==> flow/design.v <==
module design_5 #(parameter width = 8, parameter cwidth =4)(
  input [width-1:0] OPA, OPB,
  input CLK, RST, CE, MODE, CIN,
  input [1:0] INP_VALID,
  input [cwidth-1:0] CMD,
  output reg [2*width:0] RES,
  output reg OFLOW,
  output reg COUT,
  output reg G,
  output reg L,
  output reg E,
  output reg ERR
);
reg [2*width:0] temp;
reg [2*width:0] next_RES;
reg next_COUT, next_OFLOW, next_G, next_L, next_E, next_ERR;
localparam CMD_ADD = 4'b0000;
localparam CMD_SUB = 4'b0001;
localparam CMD_ADD_CIN = 4'b0010;
localparam CMD_SUB_CIN = 4'b0011;
localparam CMD_EGL = 4'b1000;
localparam CMD_INC_MUL = 4'b1001;
localparam CMD_SHIFT_MUL = 4'b1010;
localparam CMD_SI_UNSI_ADD = 4'b1011;
localparam CMD_SI_UNSI_SUB = 4'b1100;
localparam CMD_INC_A = 4'b0100;
localparam CMD_DEC_A = 4'b0101;
localparam CMD_INC_B = 4'b0110;
localparam CMD_DEC_B = 4'b0111;
localparam CMD_AND = 4'b0000;
localparam CMD_NAND = 4'b0001;
localparam CMD_OR = 4'b0010;
localparam CMD_NOR = 4'b0011;
localparam CMD_XOR = 4'b0100;
localparam CMD_XNOR = 4'b0101;
localparam CMD_ROL_A_B = 4'b1100;
localparam CMD_ROR_A_B = 4'b1101;
localparam CMD_NOT_A = 4'b0110;
localparam CMD_SHR1_A = 4'b1000;
localparam CMD_SHLI_A = 4'b1001;
localparam CMD_NOT_B = 4'b0111;
localparam CMD_SHR1_B = 4'b1010;
localparam CMD_SHL1_B = 4'b1011;
wire [2:0] amount;
assign amount = OPB[2:0];
always@(posedge CLK or posedge RST)
begin
    if(RST)begin
        next_RES <= 'b0;
        next_COUT <= 1'b0;
        next_OFLOW <= 1'b0;
        next_G <= 1'b0;
        next_E <= 1'b0;
        next_L <= 1'b0;
        next_ERR <= 1'b0;
    end
    else if(CE)
    begin
        if(INP_VALID == 2'b00)
        begin
            next_RES <= 'b0;
            next_COUT <= 1'b0;
            next_OFLOW <= 1'b0;
            next_G <= 1'b0;
            next_E <= 1'b0;
            next_L <= 1'b0;
            next_ERR <= 1'b0;
        end
        else if(INP_VALID ==2'b11)
        begin
            next_RES <= 'b0;
            next_COUT <= 1'b0;
            next_OFLOW <= 1'b0;
            next_G <= 1'b0;
            next_E <= 1'b0;
            next_L <= 1'b0;
            next_ERR <= 1'b0;
            if(MODE)begin
                case(CMD)
                    CMD_ADD:
                    begin
                        temp = OPA + OPB;
                        next_RES <= temp;
                        next_COUT <= temp[width];
                    end
                    CMD_SUB:
                    begin
                        next_OFLOW <= (OPA<OPB)?1'b1:1'b0;
                        next_RES <= OPA-OPB;
                    end
                    CMD_ADD_CIN:
                    begin
                        temp = OPA + OPB + CIN;
                        next_RES <= temp;
                        next_COUT <= temp[width];
                    end
                    CMD_SUB_CIN:
                    begin
                        next_OFLOW <= (OPA<OPB)?1'b1:1'b0;
                        next_RES <= OPA-OPB-CIN;
                    end
                    CMD_EGL:
                    begin
                        next_RES <= 'b0;
                        if(OPA==OPB)
                        begin
                            next_E <= 1'b1;
                            next_G <= 1'b0;
                            next_L <= 1'b0;
                        end
                        else if(OPA>OPB)
                        begin
                            next_E <= 1'b0;
                            next_G <= 1'b1;
                            next_L <= 1'b0;
                        end
                        else
                        begin
                            next_E <= 1'b0;
                            next_G <= 1'b0;
                            next_L <= 1'b1;
                        end
                    end
                    CMD_INC_MUL:
                    begin
                        temp = (OPA+1) * (OPB+1);
                        next_RES <= temp;
                        next_COUT <= temp[2*width];
                    end
                    CMD_SHIFT_MUL:
                    begin
                        temp =(OPA<<1)*OPB;
                        next_RES <= temp;
                        next_COUT <= temp[2*width];
                    end
                    CMD_SI_UNSI_ADD:
                    begin
                        temp = $signed(OPA) + $signed(OPB);
                        next_RES <= temp;
                        next_COUT <= temp[width];
                        next_OFLOW <= ((OPA[width-1] == OPB[width-1]) && (temp[width-1] != OPA[width-1])) ? 1'b1 : 1'b0;
                        if($signed(OPA)==$signed(OPB))
                        begin
                            next_E <= 1'b1;
                            next_G <= 1'b0;
                            next_L <= 1'b0;
                        end
                        else if($signed(OPA)>$signed(OPB))
                        begin
                            next_E <= 1'b0;
                            next_G <= 1'b1;
                            next_L <= 1'b0;
                        end
                        else
                        begin
                            next_E <= 1'b0;
                            next_G <= 1'b0;
                            next_L <= 1'b1;
                        end
                    end
                    CMD_SI_UNSI_SUB:
                    begin
                        temp = $signed(OPA) - $signed(OPB);
                        next_RES<= temp;
                        next_COUT <= temp[width];
                       next_OFLOW <= ((OPA[width-1] != OPB[width-1]) && (temp[width-1] != OPA[width-1])) ? 1'b1 : 1'b0;
                        if($signed(OPA) == $signed(OPB))
                        begin
                            next_E <= 1'b1;
                            next_G <= 1'b0;
                            next_L <= 1'b0;
                        end
                        else if($signed(OPA) > $signed(OPB))
                        begin
                            next_E <= 1'b0;
                            next_G <= 1'b1;
                            next_L <= 1'b0;
                        end
                        else
                        begin
                            next_E <= 1'b0;
                            next_G <= 1'b0;
                            next_L <= 1'b1;
                        end
                    end
                    default:
                    begin
                        next_RES <= 'b0;
                        next_COUT <= 1'b0;
                        next_OFLOW <= 1'b0;
                        next_G <= 1'b0;
                        next_E <= 1'b0;
                        next_L <= 1'b0;
                        next_ERR <= 1'b0;
                    end
                endcase
            end
            else begin
                case(CMD)
                    CMD_AND:next_RES <= {{width*2-(width-1){1'b0}},OPA&OPB};
                    CMD_NAND:next_RES <= {{width*2-(width-1){1'b0}},~(OPA&OPB)};
                    CMD_OR:next_RES <= {{width*2-(width-1){1'b0}},OPA|OPB};
                    CMD_NOR:next_RES <= {{width*2-(width-1){1'b0}},~(OPA|OPB)};
                    CMD_XOR:next_RES <= {{width*2-(width-1){1'b0}},OPA^OPB};
                    CMD_XNOR:next_RES <= {{width*2-(width-1){1'b0}},~(OPA^OPB)};
                    CMD_ROL_A_B:
                    begin
                        if (amount == 0)
                            next_RES <= {{width*2-(width-1){1'b0}}, OPA};
                        else
                            next_RES <= {{width*2-(width){1'b0}}, (OPA << amount) | (OPA >> (width - amount))};
                        next_ERR <= (width > 3 && |OPB[width-1:3]) ? 1'b1 : 1'b0;
                    end
                    CMD_ROR_A_B:
                    begin
                        if (amount == 0)
                            next_RES <= {{width*2-(width-1){1'b0}}, OPA};
                        else
                            next_RES <= {{width*2-(width-1){1'b0}}, (OPA >> amount) | (OPA << (width - amount))};
                        next_ERR <= (width > 3 && |OPB[width-1:3]) ? 1'b1 : 1'b0;
                    end
                    default:
                    begin
                        next_RES <='b0;
                        next_COUT <= 1'b0;
                        next_OFLOW <= 1'b0;
                        next_G <= 1'b0;
                        next_E <= 1'b0;
                        next_L <= 1'b0;
                        next_ERR <= 1'b0;
                    end
                endcase
            end
        end
        else if(INP_VALID == 2'b01)
        begin
            next_RES <=  'b0;
            next_COUT <= 1'b0;
            next_OFLOW <= 1'b0;
            next_G <= 1'b0;
            next_E <= 1'b0;
            next_L <= 1'b0;
            next_ERR <= 1'b0;
            if(MODE)begin
                case(CMD)
                    CMD_INC_A:next_RES <= OPA+1;
                    CMD_DEC_A:next_RES <= OPA-1;
                    default:
                    begin
                        next_RES <= 'b0;
                        next_COUT <= 1'b0;
                        next_OFLOW <= 1'b0;
                        next_G <= 1'b0;
                        next_E <= 1'b0;
                        next_L <= 1'b0;
                        next_ERR <= 1'b0;
                    end
                endcase
            end
            else begin
                case(CMD)
                    CMD_NOT_A:next_RES <= {{width*2-(width-1){1'b0}},~OPA};
                    CMD_SHR1_A:next_RES <= {{width*2-(width-1){1'b0}},OPA>>1};
                    CMD_SHLI_A:next_RES <= {{width*2-(width-1){1'b0}},OPA<<1};
                    default:
                    begin
                        next_RES <= 'b0;
                        next_COUT <= 1'b0;
                        next_OFLOW <= 1'b0;
                        next_G <= 1'b0;
                        next_E <= 1'b0;
                        next_L <= 1'b0;
                        next_ERR <= 1'b0;
                    end
                endcase
            end
        end
        else if(INP_VALID == 2'b10)
            begin
                next_RES <= 'b0;
                next_COUT <= 1'b0;
                next_OFLOW <= 1'b0;
                next_G <= 1'b0;
                next_E <= 1'b0;
                next_L <= 1'b0;
                next_ERR <= 1'b0;
                if(MODE) begin
                    case(CMD)
                        CMD_INC_B: next_RES <= OPB + 1;
                        CMD_DEC_B: next_RES <= OPB - 1;
                        default:
                        begin
                            next_RES <= 'b0;
                            next_COUT <= 1'b0;
                            next_OFLOW <= 1'b0;
                            next_G <= 1'b0;
                            next_E <= 1'b0;
                            next_L <= 1'b0;
                            next_ERR <= 1'b0;
                        end
                    endcase
                end
                else begin
                    case(CMD)
                        CMD_NOT_B:next_RES <= {{width*2-(width-1){1'b0}},~OPB};
                        CMD_SHR1_B:next_RES <= {{width*2-(width-1){1'b0}},OPB>>1};
                        CMD_SHL1_B:next_RES <= {{width*2-(width-1){1'b0}},OPB<<1};
                        default:
                        begin
                            next_RES <= 'b0;
                            next_COUT <= 1'b0;
                            next_OFLOW <= 1'b0;
                            next_G <= 1'b0;
                            next_E <= 1'b0;
                            next_L <= 1'b0;
                            next_ERR <= 1'b0;
                        end
                    endcase
                end
        end
    end
end
always @(posedge CLK or posedge RST) begin
    if(RST) begin
        RES <= 'b0;
        COUT <= 1'b0;
        OFLOW <= 1'b0;
        G <= 1'b0;
        E <= 1'b0;
        L <= 1'b0;
        ERR <= 1'b0;
    end else if (CE) begin
        RES <= next_RES;
        COUT <= next_COUT;
        OFLOW <= next_OFLOW;
        G <= next_G;
        L <= next_L;
        E <= next_E;
        ERR <= next_ERR;
    end
end
endmodule
======== From RTL to reports: design_5 ========
The steps from the RTL of design_5 to its reports follow in flow order.
Line numbers count from 1 in the design file above.
Operators: Yosys type, input widths -> output width; for muxes data width and select width s.
Library cell names are shortened.
A cell with -- has no value.
design
  design top .............................. design_5
  clock input ............................. CLK
  standard-cell library ................... sky130hd
  library corner .......................... tt_025C_1v80

======== After elaboration ========
Source: Yosys, flattened and elaborated, memories not mapped. Widths are those after wreduce. Registers that Yosys merges into a memory's read port (data or address) are not register bits. Print and check cells do not count.
word-level totals
  clocked read ports x word width ......... 0
  bits of input ports ..................... 27
  cells after elaboration ................. 132
  bits in registers ....................... 46
  memories kept ........................... 0
  bits in writable memories ............... 0
  output and inout port bits .............. 23
  memory bits (read-only) ................. 0
  latch bits .............................. 0
operators by class
  equal/unequal tests ..................... 22
  mux-type cells .......................... 55
  divide/modulo/power cells ............... 0
  $mul .................................... 2
  shift-type cells ........................ 4
  bitwise logic cells ..................... 10
  $lt $le $gt $ge ......................... 3
  add/sub/neg operators ................... 11
  reduce/logical cells .................... 11
operator list
  cell                 number
  $mul 32x32->17       1
  $pmux 17 s8          2
  $mul 8x8->16         1
  $mux 17              7
  $pmux 17 s2          2
  $pmux 8 s3           2
  $not 8->8            5
  $mux 1               35
  $shl 8x32->8         1
  $shr 8x32->8         1
  $eq 4x4->1 const B   6
  $or 8x8->8           3
  $add 8x1->9 const B  2
  $sub 8x1->9 const B  2
  $add 8x8->9          2
  $sub 8x8->9          2
  $sub 17x1->17        1
  $eq 4x3->1 const B   4
  $gt 8x8->1           2
  $eq 8x8->1           2
  $mux 8               2
  $add 9x1->10         1
  $eq 4x2->1 const B   2
  $shl 8x3->8          1
  $shr 8x3->8          1
  $lt 8x8->1           1
  $and 8x8->8          1
  $xor 8x8->8          1
Not listed: further kinds 17, cells in them 25.

======== Depth ========
Longest topological path by Yosys (ltp), each cell counted once; first at word level (registers and memories cut), then after technology mapping (sequential cells cut; the memories' decode and read muxes count).
logic depth
  depth after elaboration ................. 8
  ABC_AREA ................................ 0
  gate-level depth with buffers ........... 25
  depth with buffers taken out ............ 22

======== Netlist ========
Yosys stat after the flow's synthesis: flattened, memories mapped to cells. It holds for the ABC_AREA given above (unset counts as 0); a run with the other value may have another netlist.
The area totals of this step are shown rounded.
synthesis totals
  chip area (Yosys) ....................... 11300 um^2
  mapped cells ............................ 1401
  sequential area ......................... 1150 um^2
  flip-flops .............................. 46
  buffer cells ............................ 80
cells by type
  cell type  number
  fa_1       87
  ha_1       111
  dfrtp_1    46
  inv_1      158
  nor2_1     148
  xnor2_1    52
  nand2_1    108
  a21oi_1    68
  mux2_2     26
  o21ai_0    56
  xor2_1     28
  a221oi_1   20
  nand3_1    34
  mux2i_1    16
  mux4_2     7
  o211ai_1   19
  a22oi_1    17
  nor3_1     25
Other cell types: 86; their cells: 375.

======== Path before layout ========
OpenSTA on the mapped netlist: ideal clock, no wires. The path of least setup slack (recovery checks aside). Input and output delay are each 20% of the period. Register names are those of the netlist, which keeps one name where synthesis merged equal registers.
timing after synthesis
  path kind ............................... input to register
  start ................................... input port OPB[0]
  end ..................................... register next_RES[15]
  clock period ............................ 8.0 ns
  path buffers ............................ 5
  driving pins on the path ................ 24
  path delay .............................. 5.392 ns
  arrival ................................. 6.869 ns
  required time ........................... 7.877 ns
  input delay ............................. 1.600 ns
  setup slack ............................. 1.008 ns
  time at the first pin ................... 1.600 ns
  synthesis period reached ................ 6.992 ns
"path delay" = arrival - input delay + setup time.
"driving pins on the path": output pins that drive a net of the path, with the launching flip-flop's if there is one; two outputs of one cell count as two.
"synthesis period reached" = period - worst setup slack (recovery checks aside). The figure is calculated, with input and output delays left at 20% of the set period.
The rows between start and end are the longest chain of elaborated cells between them; the timing report does not say that the signal goes this way. Where chains are equally long, one stands for them.
A line is the first line of the expression or statement that the cell stems from. Yosys adds cells for indexed reads and writes and turns some case tables into memories.
A register here has more assigning lines than the two given.
between the ends, after synthesis
  cells stage by stage .................... buf_2 buf_4 inv_2 ha_1 clkbuf_1 buf_2 clkbuf_1 nand2b_1 fa_1 inv_1 fa_1 fa_1 inv_1 fa_1 inv_1 ha_1 or2_2 a21oi_1 nor3_1 nor3_1 nor3_1 xor2_1 a221oi_2 o21ai_2
  cells in the longest elaborated chain ... 7
RTL lines, path after synthesis
  element             line  RTL
  start: declaration  2     input [width-1:0] OPA, OPB,
  $sub 8x1->9         290   CMD_DEC_B: next_RES <= OPB - 1;
  $pmux 17 s2         288   case(CMD)
  $mux 17             287   if(MODE) begin
  $mux 17             278   else if(INP_VALID == 2'b10)
  $mux 17             235   else if(INP_VALID == 2'b01)
  $mux 17             69    else if(INP_VALID ==2'b11)
  $mux 17             59    if(INP_VALID == 2'b00)
  end: assignment     83    next_RES <= temp;
  end: assignment     89    next_RES <= OPA-OPB;
  end: declaration    15    reg [2*width:0] next_RES;

======== Timing after layout ========
From the final timing report of flow run 1: the path of least setup slack in the routed layout; clock arrival at registers is part of the times.
timing post-layout
  path kind ............................... input to register
  start ................................... input port OPA[1]
  end ..................................... register next_RES[15]
  required time ........................... 8.17 ns
  input delay ............................. 1.60 ns
  time at the first pin ................... 1.60 ns
  setup slack ............................. 0.52 ns
  driving pins on the path ................ 22
  arrival ................................. 7.65 ns
  clock period ............................ 8.0 ns
  path buffers ............................ 1
The rows between start and end are the longest chain of elaborated cells between them; the timing report does not say that the signal goes this way. Where chains are equally long, one stands for them.
A register here has more assigning lines than the two given.
between the ends, post-layout
  cells stage by stage .................... clkdlybuf4s50_1 ha_1 nand4_1 nor2_1 xnor2_1 nand2_1 fa_1 inv_1 fa_1 fa_1 inv_1 fa_1 inv_1 ha_1 or2_2 a21oi_1 nor3_1 nor3_1 nor3_1 xor2_1 a221oi_2 o21ai_2
  cells in the longest elaborated chain ... 6
RTL lines, path post-layout
  element             line  RTL
  start: declaration  2     input [width-1:0] OPA, OPB,
  $add 8x1->9         126   temp = (OPA+1) * (OPB+1);
  $mul 32x32->17      126
  $pmux 17 s8         79    case(CMD)
  $mux 17             78    if(MODE)begin
  $mux 17             69    else if(INP_VALID ==2'b11)
  $mux 17             59    if(INP_VALID == 2'b00)
  end: assignment     83    next_RES <= temp;
  end: assignment     89    next_RES <= OPA-OPB;
  end: declaration    15    reg [2*width:0] next_RES;

Ticket comment

Measured data: module design_5, platform sky130hd, 2 stored runs of the flow under differing settings, order arbitrary. Input and output delays are each 20% of the period that was set; the output load is 0.01 pF.
"period reached" is the run's clock period less its worst setup slack. It is reckoned from that one timing run; input and output delays stay at 20% of the period that was set.
"time used up by the worst setup path" = time allowed to the worst setup path (clock period - input delay - output delay, where it has them) - its slack; a late launch clock adds to it, a late capture clock takes from it.
By "total power of the final layout" is meant OpenSTA's value without simulated activity: inputs other than the clock are taken to toggle once in ten clock periods, and the tool carries that through the logic.
The measured numbers are rounded.

======== flow run 1 ========
==> flow/run.sh <==
#!/bin/bash
# the make line also repeats the synthesis and layout settings of config.mk as NAME=value (left out here)
make -C /OpenROAD-flow-scripts/flow DESIGN_CONFIG=/design/flow/config.mk WORK_HOME=/design/flow/orfs CLKGATE_MAP_FILE= finish
==> flow/config.mk <==
export PLATFORM = sky130hd
export DESIGN_NAME = design_5
export DESIGN_NICKNAME = design_5
export VERILOG_FILES = /design/flow/design.v
export SDC_FILE = /design/flow/constraint.sdc
export NUM_CORES = 4
export LEC_CHECK = 0
export CAP_MARGIN = 20
export CORE_MARGIN = 2
export CORE_UTILIZATION = 40
export SLEW_MARGIN = 20
==> flow/constraint.sdc <==
create_clock -name core_clock -period 8.0 [get_ports {CLK}]
set_input_delay 1.6000 -clock core_clock [delete_from_list [all_inputs] [get_ports {CLK}]]
set_output_delay 1.6000 -clock core_clock [all_outputs]
set_load 0.01 [all_outputs]

-------- measured, flow run 1 --------
  standard-cell area after routing ........ 12400 um^2
  smallest hold slack ..................... 0.487 ns
  utilization after routing ............... 44.6 %
  time used up by the worst setup path .... 5.88 ns
  critical path kind ...................... input to register
  summed negative setup slack ............. 0.000 ns
  chip area after synthesis (Yosys) ....... 11300 um^2
  period reached .......................... 7.480 ns
  smallest setup slack .................... 0.520 ns
  die size ................................ 29600 um^2
  total power of the final layout ......... 2.08 mW

======== flow run 2 ========
==> flow/run.sh <==
#!/bin/bash
# the make line also repeats the synthesis and layout settings of config.mk as NAME=value (left out here)
make -C /OpenROAD-flow-scripts/flow DESIGN_CONFIG=/design/flow/config.mk WORK_HOME=/design/flow/orfs CLKGATE_MAP_FILE= finish
==> flow/config.mk <==
export PLATFORM = sky130hd
export DESIGN_NAME = design_5
export DESIGN_NICKNAME = design_5
export VERILOG_FILES = /design/flow/design.v
export SDC_FILE = /design/flow/constraint.sdc
export NUM_CORES = 4
export LEC_CHECK = 0
export CAP_MARGIN = 40
export CELL_PAD_IN_SITES_DETAIL_PLACEMENT = 0
export CELL_PAD_IN_SITES_GLOBAL_PLACEMENT = 1
export CORE_ASPECT_RATIO = 0.59
export CORE_MARGIN = 9
export CORE_UTILIZATION = 27
export CTS_CLUSTER_SIZE = 67
export GPL_ROUTABILITY_DRIVEN = 0
export GPL_TIMING_DRIVEN = 0
export HOLD_SLACK_MARGIN = 0.13
export MIN_ROUTING_LAYER = met1
export PLACE_DENSITY_LB_ADDON = 0.26
export SLEW_MARGIN = 20
==> flow/constraint.sdc <==
create_clock -name core_clock -period 5.75 [get_ports {CLK}]
set_input_delay 1.1500 -clock core_clock [delete_from_list [all_inputs] [get_ports {CLK}]]
set_output_delay 1.1500 -clock core_clock [all_outputs]
set_load 0.01 [all_outputs]

-------- measured, flow run 2 --------
  standard-cell area after routing ........ 15000 um^2
  smallest hold slack ..................... 0.493 ns
  utilization after routing ............... 36.5 %
  time used up by the worst setup path .... 4.94 ns
  critical path kind ...................... input to register
  summed negative setup slack ............. -1.55 ns
  chip area after synthesis (Yosys) ....... 11300 um^2
  period reached .......................... 6.095 ns
  smallest setup slack .................... -0.345 ns
  die size ................................ 49800 um^2
  total power of the final layout ......... 3.72 mW
